==> flow/design.v <==
module mul(
    input         mul_clk,
    input         resetn,
    input         mul_signed,
    input  [31:0] x,
    input  [31:0] y,
    input         de_to_ex_valid,
    input         ex_allowin,
    output [63:0] result
);
    wire [16:0] booth_c;                              
    wire [63:0] booth_part_prod [16:0];               
    wire [16:0] part_prod [63:0];                     
    wire [63:0] x_mul = {{32{x[31]&mul_signed}}, x}; 
    wire [33:0] y_mul = {{ 2{y[31]&mul_signed}}, y};
    genvar j;
    generate
    for(j = 0; j < 17; j = j + 1) begin : booth
        if(j == 0) begin
          booth_2b booth_0(
                            .Y({y_mul[1:0], 1'b0}), 
                            .X(x_mul             ),
                            .P(booth_part_prod[0]), 
                            .C(booth_c[0]        )
                          );
        end else begin
          booth_2b booth(
                            .Y(y_mul[2*j+1:2*j-1]), 
                            .X(x_mul<<(2*j)      ), 
                            .P(booth_part_prod[j]), 
                            .C(booth_c[j]        )
                        );
        end
    end
    endgenerate
    genvar k;
    generate
    for(k = 0; k < 64; k = k + 1)
        begin: switch
            assign part_prod[k] = {
                                        booth_part_prod[16][k],
                                        booth_part_prod[15][k], 
                                        booth_part_prod[14][k], 
                                        booth_part_prod[13][k], 
                                        booth_part_prod[12][k], 
                                        booth_part_prod[11][k], 
                                        booth_part_prod[10][k], 
                                        booth_part_prod[ 9][k], 
                                        booth_part_prod[ 8][k], 
                                        booth_part_prod[ 7][k], 
                                        booth_part_prod[ 6][k], 
                                        booth_part_prod[ 5][k], 
                                        booth_part_prod[ 4][k], 
                                        booth_part_prod[ 3][k], 
                                        booth_part_prod[ 2][k], 
                                        booth_part_prod[ 1][k], 
                                        booth_part_prod[ 0][k]
                                  };
        end
    endgenerate
    reg  [16:0] booth_c_r;               
    reg  [16:0] part_prod_r[63:0];       
    wire [13:0] c[63:0];                 
    wire [63:0] add_src1, add_src2;      
    always @(posedge mul_clk)
    begin
        if(de_to_ex_valid & ex_allowin) begin
                booth_c_r <= booth_c;
        end
    end
    genvar m;
    generate
        for(m = 0; m < 64; m = m + 1) begin : part_prod_trans
            always @(posedge mul_clk)
            begin
                if(de_to_ex_valid & ex_allowin) begin
                    part_prod_r[m] <= part_prod[m];
                end
            end
        end
    endgenerate
    assign c[0] = booth_c_r[13:0];
    assign add_src2[0] = booth_c_r[14];
    genvar i;
    generate
    for(i = 0; i < 64; i = i + 1) 
    begin: wallace
        if(i < 63) begin
            wallace_16 wallace(
                                    .cin    (c[i]          ), 
                                    .data_in(part_prod_r[i]), 
                                    .cout   (c[i+1]        ), 
                                    .C      (add_src2[i+1] ), 
                                    .S      (add_src1[i]   )
                               );
        end else begin
            wallace_16 wallace_63(
                                    .cin    (c[63]          ),
                                    .data_in(part_prod_r[63]), 
                                    .S      (add_src1[63]   )
                                 );
        end
    end
    endgenerate
    assign result = add_src1 + add_src2 + booth_c_r[15] + booth_c_r[16];
endmodule
module booth_2b(
    input [2:0] Y,
    input [63:0] X,
    output [63:0] P,
    output C
);
    assign P = Y==3'b001 ? X      :
               Y==3'b010 ? X      :
               Y==3'b011 ? X<<1   :
               Y==3'b100 ? ~(X<<1):
               Y==3'b101 ? ~X     :
               Y==3'b110 ? ~X     :
                           68'd0;
    assign C = Y==3'b100 || Y==3'b101 || Y==3'b110;
endmodule
module wallace_16(
    input  [13:0] cin,
    input  [16:0] data_in,
    output [13:0] cout,
    output        C,
    output        S
);
    wire B1_2, A1_2, C1_3, B1_3, A1_3, A2_0, C2_1, B2_1, A2_1, B3_1, A3_1, A4_0, B4_0, A5_0;
    function [1:0] Add_1;
        input A, B, CIN;
        begin
          Add_1 = A + B + CIN;
        end
    endfunction
    assign {cout[ 0], B1_2} = Add_1(data_in[ 4], data_in[ 3], data_in[ 2]),
           {cout[ 1], A1_2} = Add_1(data_in[ 7], data_in[ 6], data_in[ 5]),
           {cout[ 2], C1_3} = Add_1(data_in[10], data_in[ 9], data_in[ 8]),
           {cout[ 3], B1_3} = Add_1(data_in[13], data_in[12], data_in[11]),
           {cout[ 4], A1_3} = Add_1(data_in[16], data_in[15], data_in[14]),
           {cout[ 5], A2_0} = Add_1(    cin[ 2],     cin[ 1],     cin[ 0]),
           {cout[ 6], C2_1} = Add_1(data_in[ 0],     cin[ 4],     cin[ 3]),
           {cout[ 7], B2_1} = Add_1(       A1_2,        B1_2, data_in[ 1]),
           {cout[ 8], A2_1} = Add_1(       A1_3,        B1_3,        C1_3),
           {cout[ 9], B3_1} = Add_1(       A2_0,     cin[ 6],     cin[ 5]),
           {cout[10], A3_1} = Add_1(       A2_1,        B2_1,        C2_1),
           {cout[11], B4_0} = Add_1(    cin[ 9],     cin[ 8],     cin[ 7]),
           {cout[12], A4_0} = Add_1(       A3_1,        B3_1,     cin[10]),
           {cout[13], A5_0} = Add_1(       A4_0,        B4_0,     cin[11]),
           {C       , S   } = Add_1(       A5_0,     cin[13],     cin[12]);
endmodule
# == From RTL to reports: mul ==
# Each step is given for the RTL above and for the edited RTL.
# "orig" refers to lines of the RTL above, "edited" to lines of the edited file.
# "diff" is "edited" less "orig", of the values as shown.
# Operators: Yosys type, input widths -> output width; for muxes data width and select width s.
# Cell names lack the library's common part.
# A cell with - has no value.
# inputs
design,mul
clock_port,mul_clk
library,sky130hd
corner,tt_025C_1v80

# == Diff ==
# Unified diff, file above to edited file.
# A script made this edit. It changes what the design does and was not meant as an optimisation.
# begin of diff
@@ -18,10 +18,6 @@
     for(j = 0; j < 17; j = j + 1) begin : booth
         if(j == 0) begin
-          booth_2b booth_0(
-                            .Y({y_mul[1:0], 1'b0}), 
-                            .X(x_mul             ),
-                            .P(booth_part_prod[0]), 
-                            .C(booth_c[0]        )
-                          );
+          assign booth_part_prod[0] = 0;
+          assign booth_c[0] = 0;
         end else begin
           booth_2b booth(
# end of diff

# == After elaboration ==
# Yosys after proc, flatten, opt, wreduce and memory -nomap, before mapping. Print and check cells are not counted.
# classes
item,orig,edited,diff
add_sub_neg,1923,1858,-65
multipliers,0,0,0
div_mod_pow,0,0,0
compare,0,0,0
equal,99,96,-3
n_shift,0,0,0
mux,99,96,-3
bitwise,37,35,-2
n_reduce_logical,49,48,-1
# op_table
cell,orig,edited,diff
$add 2x1->2,945,881,-64
$mux 64,99,96,-3
$not 64->64,34,32,-2
$eq 2x2->1 const B,2,0,-2
$logic_or 1x1->1,33,32,-1
$add 1x1->1,30,29,-1
$eq 2x1->1 const B,1,0,-1
# Unchanged operator kinds not shown: 8.
# bits
item,orig,edited,diff
register_bits,1105,1040,-65
latchBits,0,0,0
ramBits,0,0,0
mem_bits_ro,0,0,0
clocked_rd_ports_x_width,0,0,0
mem_count,0,0,0
out_inout_bits,64,64,0

# == Logic depth ==
# Depth = most cells in a row (Yosys ltp): at word level without a register or memory, in the mapped netlist without a sequential cell, where the memories' decode and read muxes count.
# logic_depth
item,orig,edited,diff
word_depth,15,15,0
abc_area,0,0,-
mapped_depth,23,27,4
mapped_depth_nobuf,23,25,2

# == Mapped cells and area ==
# Yosys stat after the flow's synthesis: flattened, memories mapped to cells. It holds for the ABC_AREA given above (unset counts as 0); a run with the other value may have another netlist.
# by_type
cell,orig,edited,diff
fa_1,770,702,-68
o21ai_0,512,448,-64
ha_1,139,182,43
a221o_1,19,56,37
a22oi_1,447,411,-36
edfxtp_1,609,574,-35
nand2_1,106,71,-35
nor2_1,95,125,30
clkbuf_1,345,323,-22
a21oi_1,123,103,-20
nand3_1,44,27,-17
mux2i_1,13,1,-12
a22o_1,12,0,-12
inv_1,722,731,9
xor2_1,509,518,9
o211ai_1,10,2,-8
xnor2_1,71,65,-6
a21oi_2,1,6,5
# Unchanged cell types not shown: 17.
# Not every row of either side is listed.
# mapped
item,orig,edited,diff
cells,4958,4762,-196
yosys_area_um2,55259.2,52774.4,-2484.8
sequential_area_um2,18287.5,17236.5,-1051.0
ffs,609,574,-35
n_buf,429,406,-23
# By module: a second synthesis without flattening, with its own total; a netlist apart from the flattened one above.
# hier_totals
item,orig,edited,diff
hier_cells,9878,9577,-301
hier_area_um2,108146.2,103889.6,-4256.6
# Each row is one instance without its submodules.
# modules_orig
mod,instances,cells,area_um2,mod_seq_area_um2
booth_2b,17,236,2304.7,0.0
mul,1,1706,37736.2,33181.8
wallace_16,64,65,488.0,0.0
# modules_edited
mod,instances,cells,area_um2,mod_seq_area_um2
booth_2b,16,236,2304.7,0.0
mul,1,1641,35784.3,31230.0
wallace_16,64,65,488.0,0.0

# == Worst setup path after synthesis ==
# OpenSTA on the mapped netlist: ideal clock, no wires. The path of least setup slack (recovery checks aside). Input and output delay are each 20% of the period. Register names are those of the netlist, which keeps one name where synthesis merged equal registers.
# synth_path
item,orig,edited,diff
path_kind,input port to flip-flop,input port to flip-flop,-
start,input port ex_allowin,input port ex_allowin,-
end,register booth_c_r[0],register booth_c_r[10],-
period_ns,12.0,12.0,0.0
in_delay_ns,2.400,2.400,0.000
launch_ns,2.400,2.400,0.000
arrival_time_ns,16.053,15.273,-0.780
required_time_ns,10.948,10.988,0.040
setup_slack_ns,-5.105,-4.285,0.820
delay_ns,14.705,13.885,-0.820
stages,1,1,0
n_path_buf,0,0,0
period_less_setup_slack_ns,17.105,16.285,-0.820
# "delay_ns" is the arrival time less input delay plus setup time.
# "stages" counts driving pins, that of a launching flip-flop among them; a cell with two outputs on the path counts twice.
# "period_less_setup_slack_ns" is the clock period less the worst setup slack; recovery checks do not enter. This is arithmetic on one report: input and output delays are still those of the set period (20% each).
# The rows between start and end are the longest chain of elaborated cells between them; the timing report does not say that the signal goes this way. Where chains are equally long, one stands for them.
# A line is the first line of the expression or statement that the cell stems from. Yosys adds cells for indexed reads and writes and turns some case tables into memories.
# synth_via_orig
path_cell_list,and2_1
elab_chain_len,1
cone_cells,1
# synth_lines_orig
item,line,source
from (decl),8,"input         ex_allowin,"
$and 1x1->1,67,if(de_to_ex_valid & ex_allowin) begin
to (assign),68,booth_c_r <= booth_c;
to (decl),61,reg  [16:0] booth_c_r;
# synth_via_edited
path_cell_list,and2_1
elab_chain_len,1
cone_cells,1
# synth_lines_edited
item,line,source
from (decl),8,"input         ex_allowin,"
$and 1x1->1,63,if(de_to_ex_valid & ex_allowin) begin
to (assign),64,booth_c_r <= booth_c;
to (decl),57,reg  [16:0] booth_c_r;

# == Worst path after layout ==
# From the final timing report of each run of set A: the path of least setup slack in the routed layout; clock arrival at registers is part of the times.
# layout_path
item,orig,edited,diff
path_kind,flip-flop to output port,flip-flop to output port,-
start,register part_prod_r[0][16],register part_prod_r[0][13],-
end,output port result[58],output port result[36],-
period_ns,12.0,12.0,0.0
out_delay_ns,2.40,2.40,0.00
launch_ns,0.63,0.67,0.04
arrival_time_ns,9.19,9.18,-0.01
required_time_ns,9.60,9.60,0.00
setup_slack_ns,0.41,0.42,0.01
stages,24,24,0
n_path_buf,4,1,-3
# The rows between start and end are the longest chain of elaborated cells between them; the timing report does not say that the signal goes this way. Where chains are equally long, one stands for them.
# layout_via_orig
path_cell_list,edfxtp_1 > fa_1 > buf_4 > inv_1 > buf_4 > fa_1 > fa_1 > fa_1 > fa_1 > inv_1 > fa_1 > ha_1 > ha_1 > and3_1 > nand3_1 > a2111oi_2 > o31ai_2 > buf_4 > a21o_1 > or3_4 > a21oi_4 > o22ai_1 > xnor2_1 > clkdlybuf4s50_1
elab_chain_len,15
cone_cells,45
lines_between,2
# layout_lines_orig
item,line,source
from (decl),62,reg  [16:0] part_prod_r[63:0];
from (assign),77,part_prod_r[m] <= part_prod[m];
$add 1x1->2,133,Add_1 = A + B + CIN;
$add 2x1->2,133,
$add 1x1->2,133,
$add 2x1->2,133,
$add 1x1->2,133,
$add 2x1->2,133,
$add 1x1->2,133,
$add 2x1->2,133,
$add 1x1->2,133,
$add 2x1->2,133,
$add 1x1->2,133,
$add 2x1->2,133,
$add 64x64->64,105,assign result = add_src1 + add_src2 + booth_c_r[15] + booth_c_r[16];
$add 64x1->64 (2 in a row),105,
to (decl),9,output [63:0] result
# layout_via_edited
path_cell_list,edfxtp_1 > fa_2 > fa_1 > fa_1 > fa_1 > fa_1 > inv_1 > fa_1 > inv_1 > fa_1 > ha_1 > inv_1 > fa_1 > nor2b_2 > o31ai_1 > a221oi_4 > o22ai_1 > o21ai_1 > a21oi_1 > nand2_1 > a21oi_1 > o21ai_1 > xor2_1 > clkdlybuf4s50_1
elab_chain_len,15
cone_cells,44
lines_between,2
# layout_lines_edited
item,line,source
from (decl),58,reg  [16:0] part_prod_r[63:0];
from (assign),73,part_prod_r[m] <= part_prod[m];
$add 1x1->2,129,Add_1 = A + B + CIN;
$add 2x1->2,129,
$add 1x1->2,129,
$add 2x1->2,129,
$add 1x1->2,129,
$add 2x1->2,129,
$add 1x1->2,129,
$add 2x1->2,129,
$add 1x1->2,129,
$add 2x1->2,129,
$add 1x1->2,129,
$add 2x1->2,129,
$add 64x64->64,101,assign result = add_src1 + add_src2 + booth_c_r[15] + booth_c_r[16];
$add 64x1->64 (2 in a row),101,
to (decl),9,output [63:0] result

# == Measured runs ==
# Runs of the flow (Yosys, OpenROAD) on both versions; the two runs of a pair have the same settings. The constraints put input and output delay at 20% of the set period each and load the outputs with 0.01 pF.
# flow_settings_set_A
CORE_UTILIZATION,40
period_ns,12.0
CAP_MARGIN,20
CORE_MARGIN,2
SLEW_MARGIN,20
# results_set_A
item,orig,edited,diff
ys_area_um2,55259.2,52774.4,-2484.8
die_footprint_um2,141135.0,134858.0,-6277.0
finish.stdcell_area_um2,60325.4,57762.9,-2562.5
timing.setup.ws_ns,0.411,0.416,0.005
total_negative_slack_ns,0.000,0.000,0.000
fin_hold_ws_ns,2.330,2.275,-0.055
achieved_period_ns,11.589,11.584,-0.005
# flow_settings_set_B
ABC_AREA,1
CELL_PAD_IN_SITES_DETAIL_PLACEMENT,1
CELL_PAD_IN_SITES_GLOBAL_PLACEMENT,2
CORE_UTILIZATION,37
CTS_CLUSTER_DIAMETER,47
CTS_CLUSTER_SIZE,62
PLACE_DENSITY_LB_ADDON,0.24
SETUP_SLACK_MARGIN,-0.38
period_ns,17.7
CAP_MARGIN,20
CORE_MARGIN,2
SLEW_MARGIN,20
# results_set_B
item,orig,edited,diff
ys_area_um2,54303.3,51919.8,-2383.5
die_footprint_um2,149846.0,143338.0,-6508.0
finish.stdcell_area_um2,60934.7,57800.4,-3134.3
timing.setup.ws_ns,5.449,5.648,0.199
total_negative_slack_ns,0.000,0.000,0.000
fin_hold_ws_ns,3.533,3.437,-0.096
achieved_period_ns,12.251,12.052,-0.199
# "achieved_period_ns" means the clock period less the worst setup slack. The figure is calculated, with input and output delays left at 20% of the set period.
